==> flow/design.v <==
`timescale 1ns / 1ps
module Risc_16_bit(
 input clk,
 input rst,
 output [15:0] imem_addr,
 input  [15:0] imem_data,
 output        dmem_we,
 output [2:0]  dmem_addr,
 output [15:0] dmem_wdata
);
 wire jump,bne,beq,mem_read,mem_write,alu_src,reg_dst,mem_to_reg,reg_write;
 wire[1:0] alu_op;
 wire [3:0] opcode;
 Datapath_Unit DU
 (
  .clk(clk),
  .rst(rst),
  .imem_addr(imem_addr),
  .imem_data(imem_data),
  .trace_we(dmem_we),
  .trace_addr(dmem_addr),
  .trace_wdata(dmem_wdata),
  .jump(jump),
  .beq(beq),
  .mem_read(mem_read),
  .mem_write(mem_write),
  .alu_src(alu_src),
  .reg_dst(reg_dst),
  .mem_to_reg(mem_to_reg),
  .reg_write(reg_write),
  .bne(bne),
  .alu_op(alu_op),
  .opcode(opcode)
 );
 Control_Unit control
 (
  .opcode(opcode),
  .reg_dst(reg_dst),
  .mem_to_reg(mem_to_reg),
  .alu_op(alu_op),
  .jump(jump),
  .bne(bne),
  .beq(beq),
  .mem_read(mem_read),
  .mem_write(mem_write),
  .alu_src(alu_src),
  .reg_write(reg_write)
 );
endmodule
`timescale 1ns / 1ps
module Datapath_Unit(
 input clk,
 input rst,
 output [15:0] imem_addr,
 input  [15:0] imem_data,
 output trace_we,
 output [2:0] trace_addr,
 output [15:0] trace_wdata,
 input jump,beq,mem_read,mem_write,alu_src,reg_dst,mem_to_reg,reg_write,bne,
 input[1:0] alu_op,
 output[3:0] opcode
);
 reg  [15:0] pc_current;
 wire [15:0] pc_next,pc2;
 wire [15:0] instr;
 wire [2:0] reg_write_dest;
 wire [15:0] reg_write_data;
 wire [2:0] reg_read_addr_1;
 wire [15:0] reg_read_data_1;
 wire [2:0] reg_read_addr_2;
 wire [15:0] reg_read_data_2;
 wire [15:0] ext_im,read_data2;
 wire [2:0] ALU_Control;
 wire [15:0] ALU_out;
 wire zero_flag;
 wire [15:0] PC_j, PC_beq, PC_2beq,PC_2bne,PC_bne;
 wire beq_control;
 wire bne_control;
 wire [12:0] jump_shift;
 wire [15:0] mem_read_data;
 always @(posedge clk)
 begin 
   if (rst)
     pc_current <= 16'd0;
   else
     pc_current <= pc_next;
 end
 assign pc2 = pc_current + 16'd2;
 assign imem_addr = pc_current;
 assign instr = imem_data;
 assign jump_shift = {instr[11:0],1'b0};
 assign reg_write_dest = (reg_dst==1'b1) ? instr[5:3] :instr[8:6];
 assign reg_read_addr_1 = instr[11:9];
 assign reg_read_addr_2 = instr[8:6];
 GPRs reg_file
 (
  .clk(clk),
  .rst(rst),
  .reg_write_en(reg_write),
  .reg_write_dest(reg_write_dest),
  .reg_write_data(reg_write_data),
  .reg_read_addr_1(reg_read_addr_1),
  .reg_read_data_1(reg_read_data_1),
  .reg_read_addr_2(reg_read_addr_2),
  .reg_read_data_2(reg_read_data_2)
 );
 assign ext_im = {{10{instr[5]}},instr[5:0]};  
 alu_control ALU_Control_unit(.ALUOp(alu_op),.Opcode(instr[15:12]),.ALU_Cnt(ALU_Control));
 assign read_data2 = (alu_src==1'b1) ? ext_im : reg_read_data_2;
 ALU alu_unit(.a(reg_read_data_1),.b(read_data2),.alu_control(ALU_Control),.result(ALU_out),.zero(zero_flag));
 assign PC_beq = pc2 + {ext_im[14:0],1'b0};
 assign PC_bne = pc2 + {ext_im[14:0],1'b0};
 assign beq_control = beq & zero_flag;
 assign bne_control = bne & (~zero_flag);
 assign PC_2beq = (beq_control==1'b1) ? PC_beq : pc2;
 assign PC_2bne = (bne_control==1'b1) ? PC_bne : PC_2beq;
 assign PC_j = {pc2[15:13],jump_shift};
 assign pc_next = (jump == 1'b1) ? PC_j :  PC_2bne;
  Data_Memory dm
   (
    .clk(clk),
    .rst(rst),
    .trace_we(trace_we),
    .trace_addr(trace_addr),
    .trace_wdata(trace_wdata),
    .mem_access_addr(ALU_out),
    .mem_write_data(reg_read_data_2),
    .mem_write_en(mem_write),
    .mem_read(mem_read),
    .mem_read_data(mem_read_data)
   );
 assign reg_write_data = (mem_to_reg == 1'b1)?  mem_read_data: ALU_out;
 assign opcode = instr[15:12];
endmodule
`timescale 1ns / 1ps
module Control_Unit(
      input[3:0] opcode,
      output reg[1:0] alu_op,
      output reg jump,beq,bne,mem_read,mem_write,alu_src,reg_dst,mem_to_reg,reg_write    
    );
always @(*)
begin
 case(opcode) 
 4'b0000:  
   begin
    reg_dst = 1'b0;
    alu_src = 1'b1;
    mem_to_reg = 1'b1;
    reg_write = 1'b1;
    mem_read = 1'b1;
    mem_write = 1'b0;
    beq = 1'b0;
    bne = 1'b0;
    alu_op = 2'b00;
    jump = 1'b0;   
   end
 4'b0001: 
   begin
    reg_dst = 1'b0;
    alu_src = 1'b1;
    mem_to_reg = 1'b0;
    reg_write = 1'b0;
    mem_read = 1'b0;
    mem_write = 1'b1;
    beq = 1'b0;
    bne = 1'b0;
    alu_op = 2'b00;
    jump = 1'b0;   
   end
 4'b0010:  
   begin
    reg_dst = 1'b1;
    alu_src = 1'b0;
    mem_to_reg = 1'b0;
    reg_write = 1'b1;
    mem_read = 1'b0;
    mem_write = 1'b0;
    beq = 1'b0;
    bne = 1'b0;
    alu_op = 2'b10;
    jump = 1'b0;   
   end
 4'b0011:  
   begin
    reg_dst = 1'b1;
    alu_src = 1'b0;
    mem_to_reg = 1'b0;
    reg_write = 1'b1;
    mem_read = 1'b0;
    mem_write = 1'b0;
    beq = 1'b0;
    bne = 1'b0;
    alu_op = 2'b10;
    jump = 1'b0;   
   end
 4'b0100:  
   begin
    reg_dst = 1'b1;
    alu_src = 1'b0;
    mem_to_reg = 1'b0;
    reg_write = 1'b1;
    mem_read = 1'b0;
    mem_write = 1'b0;
    beq = 1'b0;
    bne = 1'b0;
    alu_op = 2'b10;
    jump = 1'b0;   
   end
 4'b0101:  
   begin
    reg_dst = 1'b1;
    alu_src = 1'b0;
    mem_to_reg = 1'b0;
    reg_write = 1'b1;
    mem_read = 1'b0;
    mem_write = 1'b0;
    beq = 1'b0;
    bne = 1'b0;
    alu_op = 2'b10;
    jump = 1'b0;   
   end
 4'b0110:  
   begin
    reg_dst = 1'b1;
    alu_src = 1'b0;
    mem_to_reg = 1'b0;
    reg_write = 1'b1;
    mem_read = 1'b0;
    mem_write = 1'b0;
    beq = 1'b0;
    bne = 1'b0;
    alu_op = 2'b10;
    jump = 1'b0;   
   end
 4'b0111:  
   begin
    reg_dst = 1'b1;
    alu_src = 1'b0;
    mem_to_reg = 1'b0;
    reg_write = 1'b1;
    mem_read = 1'b0;
    mem_write = 1'b0;
    beq = 1'b0;
    bne = 1'b0;
    alu_op = 2'b10;
    jump = 1'b0;   
   end
 4'b1000:  
   begin
    reg_dst = 1'b1;
    alu_src = 1'b0;
    mem_to_reg = 1'b0;
    reg_write = 1'b1;
    mem_read = 1'b0;
    mem_write = 1'b0;
    beq = 1'b0;
    bne = 1'b0;
    alu_op = 2'b10;
    jump = 1'b0;   
   end
 4'b1001:  
   begin
    reg_dst = 1'b1;
    alu_src = 1'b0;
    mem_to_reg = 1'b0;
    reg_write = 1'b1;
    mem_read = 1'b0;
    mem_write = 1'b0;
    beq = 1'b0;
    bne = 1'b0;
    alu_op = 2'b10;
    jump = 1'b0;   
   end
 4'b1011: 
   begin
    reg_dst = 1'b0;
    alu_src = 1'b0;
    mem_to_reg = 1'b0;
    reg_write = 1'b0;
    mem_read = 1'b0;
    mem_write = 1'b0;
    beq = 1'b1;
    bne = 1'b0;
    alu_op = 2'b01;
    jump = 1'b0;   
   end
 4'b1100:
   begin
    reg_dst = 1'b0;
    alu_src = 1'b0;
    mem_to_reg = 1'b0;
    reg_write = 1'b0;
    mem_read = 1'b0;
    mem_write = 1'b0;
    beq = 1'b0;
    bne = 1'b1;
    alu_op = 2'b01;
    jump = 1'b0;   
   end
 4'b1101: 
   begin
    reg_dst = 1'b0;
    alu_src = 1'b0;
    mem_to_reg = 1'b0;
    reg_write = 1'b0;
    mem_read = 1'b0;
    mem_write = 1'b0;
    beq = 1'b0;
    bne = 1'b0;
    alu_op = 2'b00;
    jump = 1'b1;   
   end   
 default: begin
    reg_dst = 1'b1;
    alu_src = 1'b0;
    mem_to_reg = 1'b0;
    reg_write = 1'b1;
    mem_read = 1'b0;
    mem_write = 1'b0;
    beq = 1'b0;
    bne = 1'b0;
    alu_op = 2'b00;
    jump = 1'b0; 
   end
 endcase
 end
endmodule
`timescale 1ns / 1ps
module alu_control(
    input [1:0] ALUOp,
    input [3:0] Opcode,
    output reg [2:0] ALU_Cnt
);
always @(*) begin
    case(ALUOp)
        2'b00: ALU_Cnt = 3'b000;  
        2'b01: ALU_Cnt = 3'b001;  
        2'b10: begin  
            case(Opcode)
                4'b0010: ALU_Cnt = 3'b000;  
                4'b0011: ALU_Cnt = 3'b001;  
                4'b0100: ALU_Cnt = 3'b010;  
                4'b0101: ALU_Cnt = 3'b011;  
                4'b0110: ALU_Cnt = 3'b100;  
                4'b0111: ALU_Cnt = 3'b101;  
                4'b1000: ALU_Cnt = 3'b110;  
                4'b1001: ALU_Cnt = 3'b111;  
                default: ALU_Cnt = 3'b000;
            endcase
        end
        default: ALU_Cnt = 3'b000;
    endcase
end
endmodule
module ALU(
 input  [15:0] a,  
 input  [15:0] b,  
 input  [2:0] alu_control, 
 output reg [15:0] result,  
 output zero
    );
always @(*)
begin 
 case(alu_control)
 3'b000: result = a + b; 
 3'b001: result = a - b; 
 3'b010: result = ~a;
 3'b011: result = a<<b;
 3'b100: result = a>>b;
 3'b101: result = a & b;
 3'b110: result = a | b; 
 3'b111: begin if (a<b) result = 16'd1;
    else result = 16'd0;
    end
 default:result = a + b; 
 endcase
end
assign zero = (result==16'd0) ? 1'b1: 1'b0;
endmodule
`timescale 1ns / 1ps
module GPRs(
 input    clk,
 input    rst,
 input    reg_write_en,
 input  [2:0] reg_write_dest,
 input  [15:0] reg_write_data,
 input  [2:0] reg_read_addr_1,
 output  [15:0] reg_read_data_1,
 input  [2:0] reg_read_addr_2,
 output  [15:0] reg_read_data_2
);
 reg [15:0] reg_array [7:0];
 integer i;
 always @ (posedge clk ) begin
   if (rst) begin
    for(i=0;i<8;i=i+1)
     reg_array[i] <= 16'd0;
   end
   else if(reg_write_en) begin
    reg_array[reg_write_dest] <= reg_write_data;
   end
 end
 assign reg_read_data_1 = reg_array[reg_read_addr_1];
 assign reg_read_data_2 = reg_array[reg_read_addr_2];
endmodule
`timescale 1ns / 1ps
module Data_Memory(
 input clk,
 input rst,
 output reg        trace_we,
 output reg [2:0]  trace_addr,
 output reg [15:0] trace_wdata,
 input [15:0]   mem_access_addr,
 input [15:0]   mem_write_data,
 input     mem_write_en,
 input mem_read,
 output [15:0]   mem_read_data
);
reg [16 - 1:0] memory [8 - 1:0];
wire [2:0] ram_addr=mem_access_addr[2:0];
integer i;
 always @(posedge clk) begin
  if (rst) begin
   for (i = 0; i < 8; i = i + 1)
    memory[i] <= 16'd0;
  end
  else if (mem_write_en)
   memory[ram_addr] <= mem_write_data;
 end
 always @(posedge clk) begin
  if (rst) begin
   trace_we    <= 1'b0;
   trace_addr  <= 3'd0;
   trace_wdata <= 16'd0;
  end
  else begin
   trace_we    <= mem_write_en;
   trace_addr  <= ram_addr;
   trace_wdata <= mem_write_data;
  end
 end
 assign mem_read_data = (mem_read==1'b1) ? memory[ram_addr]: 16'd0; 
endmodule
# --- Reports on Risc_16_bit ---
# Tool output for the design above, in the order of the flow.
# Line numbers count from 1 in the design file above.
# Operators carry their Yosys type and port widths (W data, S select, Z words).
# Cell names lack the library's common part.
inputs:
  top_module: "Risc_16_bit"
  clock: "clk"
  lib: "sky130hd"
  corner: "tt_025C_1v80"

# --- After elaboration ---
# Counts by Yosys on the flattened word-level netlist (proc, flatten, opt, wreduce; memories kept). Register bits leave out memories and registers merged into their read ports (data or address). Print and check cells are left out.
# Memory sizes are those after Yosys's memory passes, which may raise the word count (mostly to a power of two), join words into wider ones and drop unused or constant bits.
word_totals:
  ff_bits: 36
  ram_bits: 256
  mem_bits_ro: 224
  mem_count: 4
memory_table:
  columns: ["memory", "words", "word_bits", "line", "source"]
  rows:
  - ["(no name shown)", 16, 11, 143, "case(opcode)"]
  - ["DU.dm.memory", 8, 16, 419, "reg [16 - 1:0] memory [8 - 1:0];"]
  - ["DU.reg_file.reg_array", 8, 16, 392, "reg [15:0] reg_array [7:0];"]
  - ["(no name shown)", 16, 3, 339, "case(Opcode)"]
op_classes:
  n_addsub: 4
  compare: 1
  equal: 9
  shifts: 2
  muxes: 24
  n_logic: 6
  reduce_logical: 3
op_table:
  columns: ["op", "count"]
  rows:
  - ["$mux W16", 10]
  - ["$pmux W16 S8", 1]
  - ["$add A16 B16 Y16", 2]
  - ["$sub A16 B16 Y16", 1]
  - ["$lt A16 B16 Y1", 1]
  - ["$and A16 B16 Y16", 1]
  - ["$or A16 B16 Y16", 1]
  - ["$shl A16 B16 Y16", 1]
  - ["$shr A16 B16 Y16", 1]
  - ["$add A16 B2 Y16 const B", 1]
  - ["$not A16 Y16", 1]
  - ["$logic_not A16 Y1", 1]
  - ["$mux W3", 5]
  - ["$eq A3 B3 Y1 const B", 4]
  - ["$mux W1", 7]
  - ["$eq A3 B2 Y1 const B", 2]
  - ["$pmux W3 S2", 1]
  - ["$eq A3 B1 Y1 const B", 1]
  - ["$logic_not A3 Y1", 1]
  - ["$and A1 B1 Y1", 2]
  - ["$eq A2 B1 Y1 const B", 1]
  - ["$eq A2 B2 Y1 const B", 1]
  - ["$reduce_or A2 Y1", 1]
  - ["$not A1 Y1", 1]

# --- Depth ---
# Yosys ltp: most cells in a row. Word level: on the elaborated netlist, between registers, memories and ports. Mapped: between sequential cells and ports; inverters and the memories' decode and read muxes count.
logic_depth:
  word_depth: 10
  ABC_AREA: 1
  ltp_mapped: 38
  ltp_nobuf: 34

# --- Mapped cells and area ---
# The flow's flattened synthesis, as Yosys stat reports it; memories are mapped. The netlist is that of the ABC_AREA named above (0 if unset); the other value can give another one.
synth_totals:
  mapped_cells: 2404
  yosys_area_um2: 18911.9
  ffs: 291
  buffers: 122
types:
  columns: ["cell", "count", "type_area_um2"]
  rows:
  - ["edfxtp_1", 256, 7.69E+03]
  - ["nand2_1", 495, 1.86E+03]
  - ["nor2_1", 421, 1.58E+03]
  - ["nand3_1", 225, 1126.08]
  - ["inv_1", 217, 814.531]
  - ["ha_1", 65, 813.28]
  - ["a21oi_1", 142, 710.682]
  - ["dfxtp_1", 35, 700.672]
  - ["o21ai_0", 114, 570.547]
  - ["a22o_1", 38, 332.819]
  - ["xor2_1", 33, 289.027]
  - ["buf_6", 20, 225.216]
  - ["nand3_2", 22, 220.211]
  - ["buf_2", 35, 175.168]
  - ["nor2_2", 26, 162.656]
  - ["clkbuf_1", 43, 161.405]
  - ["o21ai_1", 32, 160.154]
  - ["buf_4", 20, 150.144]
# Not listed: further types 39, cells in them 165.

# --- Worst setup path after synthesis ---
# OpenSTA on the mapped netlist: ideal clock, no wires. The path of least setup slack (recovery checks aside). Input and output delay are each 20% of the period. Register names are those of the netlist, which keeps one name where synthesis merged equal registers.
synth_timing:
  kind: "input-to-reg"
  start: "input imem_data[7]"
  end: "memory DU.dm.memory[6][0]"
  clock_period_ns: 6.4
  setup_ns: 0.372
  t_first_pin_ns: 1.280
  arrival_ns: 5.386
  required_ns: 6.028
  slack_ns: 0.642
  delay_ns: 4.478
  stages: 26
  path_buffers: 5
  synth_period_reached_ns: 5.758
# "delay_ns" = arrival - input delay + setup time.
# "stages" counts driving pins, that of a launching flip-flop among them; a cell with two outputs on the path counts twice.
# "synth_period_reached_ns" = period - worst setup slack (recovery checks aside). The figure is calculated, with input and output delays left at 20% of the set period.
# The rows between start and end are the longest chain of elaborated cells between them; the timing report does not say that the signal goes this way. Where chains are equally long, one stands for them.
# A line is the first line of the expression or statement that the cell stems from. Yosys adds cells for indexed reads and writes and turns some case tables into memories.
# A memory read counts as a cell of the chain, while the word-level depth stops at memories.
# Only ways into the end's enable, where the timed path ends, are counted here.
synth_between:
  path_cell_list: "buf_4 > buf_4 > buf_2 > a21oi_1 > o21ai_0 > o21ai_0 > o21ai_1 > nand2_1 > o21ai_1 > buf_2 > ha_1 > inv_1 > nor3_1 > nand3_1 > o2111ai_1 > nand3_1 > nand2_1 > a21oi_1 > o21ai_0 > nand3_1 > nand2_1 > inv_2 > nor3_1 > nand2_1 > clkbuf_1 > nand2_1"
  elab_chain_cells: 7
  cells_between: 13
  classes_between: "add/sub: 2; compare: 1; shift: 2; mux: 5; logic: 2; memory: 1"
synth_lines:
  columns: ["item", "line", "source"]
  rows:
  - ["start, declared", 6, "input  [15:0] imem_data,"]
  - ["$mem_v2 Z8 W16", 392, "reg [15:0] reg_array [7:0];"]
  - ["$mux W16", 109, "assign read_data2 = (alu_src==1'b1) ? ext_im : reg_read_data_2;"]
  - ["$lt A16 B16 Y1", 372, "3'b111: begin if (a<b) result = 16'd1;"]
  - ["$mux W1", 372, null]
  - ["$pmux W16 S8", 364, "case(alu_control)"]
  - ["$mux W3", 427, "else if (mem_write_en)"]
  - ["$mux W3", 423, "if (rst) begin"]
  - ["end, declared", 419, "reg [16 - 1:0] memory [8 - 1:0];"]

# --- Worst path after layout ---
# Path of least setup slack in the final report of flow run A (OpenROAD, finished layout, wires in). Where an end is a register, its clock arrival counts in the times.
layout_timing:
  kind: "input-to-reg"
  start: "input imem_data[10]"
  end: "register DU.pc_current[5]"
  clock_period_ns: 5.2
  setup_ns: 0.10
  t_first_pin_ns: 1.04
  arrival_ns: 5.76
  required_ns: 5.72
  slack_ns: -0.03
  stages: 31
  path_buffers: 5
# The rows between start and end are the longest chain of elaborated cells between them; the timing report does not say that the signal goes this way. Where chains are equally long, one stands for them.
# A memory read counts as a cell of the chain, while the word-level depth stops at memories.
layout_between:
  path_cell_list: "clkbuf_2 > buf_6 > buf_2 > buf_4 > a21oi_1 > o21ai_0 > o21ai_2 > nand2_2 > nand2_4 > clkinvlp_4 > ha_1 > inv_1 > o31ai_4 > nand2_1 > nand2_1 > nand2_2 > nand2_1 > a31oi_1 > a2111oi_1 > nand2_1 > nand2_1 > nand4_1 > nor2_4 > nand2_2 > nand2_4 > nand2_4 > buf_6 > nand2_1 > nand2_1 > o21ai_1 > inv_1"
  elab_chain_cells: 10
  cells_between: 19
  classes_between: "add/sub: 2; compare: 1; shift: 2; mux: 6; logic: 6; reduce/logical: 1; memory: 1"
layout_lines:
  columns: ["item", "line", "source"]
  rows:
  - ["start, declared", 6, "input  [15:0] imem_data,"]
  - ["$mem_v2 Z8 W16", 392, "reg [15:0] reg_array [7:0];"]
  - ["$lt A16 B16 Y1", 372, "3'b111: begin if (a<b) result = 16'd1;"]
  - ["$mux W1", 372, null]
  - ["$pmux W16 S8", 364, "case(alu_control)"]
  - ["$logic_not A16 Y1", 378, "assign zero = (result==16'd0) ? 1'b1: 1'b0;"]
  - ["$mux W1", 378, null]
  - ["$and A1 B1 Y1", 113, "assign beq_control = beq & zero_flag;"]
  - ["$mux W16", 115, "assign PC_2beq = (beq_control==1'b1) ? PC_beq : pc2;"]
  - ["$mux W16", 116, "assign PC_2bne = (bne_control==1'b1) ? PC_bne : PC_2beq;"]
  - ["$mux W16", 118, "assign pc_next = (jump == 1'b1) ? PC_j :  PC_2bne;"]
  - ["end, assigned", 84, "pc_current <= 16'd0;"]
  - ["end, assigned", 86, "pc_current <= pc_next;"]
  - ["end, declared", 63, "reg  [15:0] pc_current;"]

# Top module Risc_16_bit; platform sky130hd; tools Yosys and OpenROAD; 4 stored runs in no particular order. Input and output delays are each 20% of the period that was set; the output load is 0.01 pF.
# By "worstPathTime_ns" is meant the share of the clock period that the worst setup path is allowed (20% is reserved at inputs, 20% at outputs), minus its slack. Clock arrival times at its registers enter into it.
# "totalPower_mw" rests on the timing tool's default activity at the inputs, not on a simulated workload.
runs:
  - name: "flow run A"
    settings:
      ABC_AREA: 1
      CAP_MARGIN: 40
      CELL_PAD_IN_SITES_GLOBAL_PLACEMENT: 0
      CORE_ASPECT_RATIO: 1.3
      CORE_MARGIN: 9
      CORE_UTILIZATION: 29
      CTS_CLUSTER_DIAMETER: 241
      GPL_ROUTABILITY_DRIVEN: 1
      GPL_TIMING_DRIVEN: 0
      MAX_ROUTING_LAYER: "met5"
      MIN_ROUTING_LAYER: "met2"
      PLACE_DENSITY_LB_ADDON: 0.18
      SETUP_SLACK_MARGIN: -0.18
      SLEW_MARGIN: 30
      TNS_END_PERCENT: 50
      period_ns: 5.2
    results:
      totalPower_mw: 8.052
      worstPathTime_ns: 4.19
      timing.worst_path_kind: "input-to-reg"
      fin_util_frac: 0.362
      die_area_um2: 74810.2
      total_negative_slack_ns: -0.133
      final_setup_ws_ns: -0.035
      synthArea_um2: 18911.9
  - name: "flow run B"
    settings:
      SETUP_SLACK_MARGIN: 0.79
      period_ns: 6.33
      CAP_MARGIN: 20
      CORE_MARGIN: 2
      CORE_UTILIZATION: 40
      SLEW_MARGIN: 20
    results:
      totalPower_mw: 7.236
      worstPathTime_ns: 4.16
      timing.worst_path_kind: "input-to-reg"
      fin_util_frac: 0.515
      die_area_um2: 50580.0
      total_negative_slack_ns: 0.000
      final_setup_ws_ns: 0.903
      synthArea_um2: 19518.7
  - name: "flow run C"
    settings:
      ABC_AREA: 1
      CAP_MARGIN: 40
      CELL_PAD_IN_SITES_GLOBAL_PLACEMENT: 0
      CORE_ASPECT_RATIO: 1.3
      CORE_MARGIN: 9
      CORE_UTILIZATION: 29
      CTS_CLUSTER_DIAMETER: 241
      GPL_ROUTABILITY_DRIVEN: 1
      GPL_TIMING_DRIVEN: 0
      MAX_ROUTING_LAYER: "met4"
      MIN_ROUTING_LAYER: "met2"
      SETUP_SLACK_MARGIN: -0.18
      SLEW_MARGIN: 40
      TNS_END_PERCENT: 85
      period_ns: 4.79
    results:
      totalPower_mw: 8.810
      worstPathTime_ns: 3.97
      timing.worst_path_kind: "input-to-reg"
      fin_util_frac: 0.374
      die_area_um2: 74810.2
      total_negative_slack_ns: -1.474
      final_setup_ws_ns: -0.136
      synthArea_um2: 18911.9
  - name: "flow run D"
    settings:
      CORE_UTILIZATION: 52
      CTS_CLUSTER_DIAMETER: 227
      GPL_ROUTABILITY_DRIVEN: 0
      HOLD_SLACK_MARGIN: -0.05
      SETUP_SLACK_MARGIN: 1.47
      TNS_END_PERCENT: 55
      period_ns: 5.17
      CAP_MARGIN: 20
      CORE_MARGIN: 2
      SLEW_MARGIN: 20
    results:
      totalPower_mw: 9.762
      worstPathTime_ns: 4.20
      timing.worst_path_kind: "input-to-reg"
      fin_util_frac: 0.74
      die_area_um2: 39101.1
      total_negative_slack_ns: -1.720
      final_setup_ws_ns: -0.062
      synthArea_um2: 19518.7
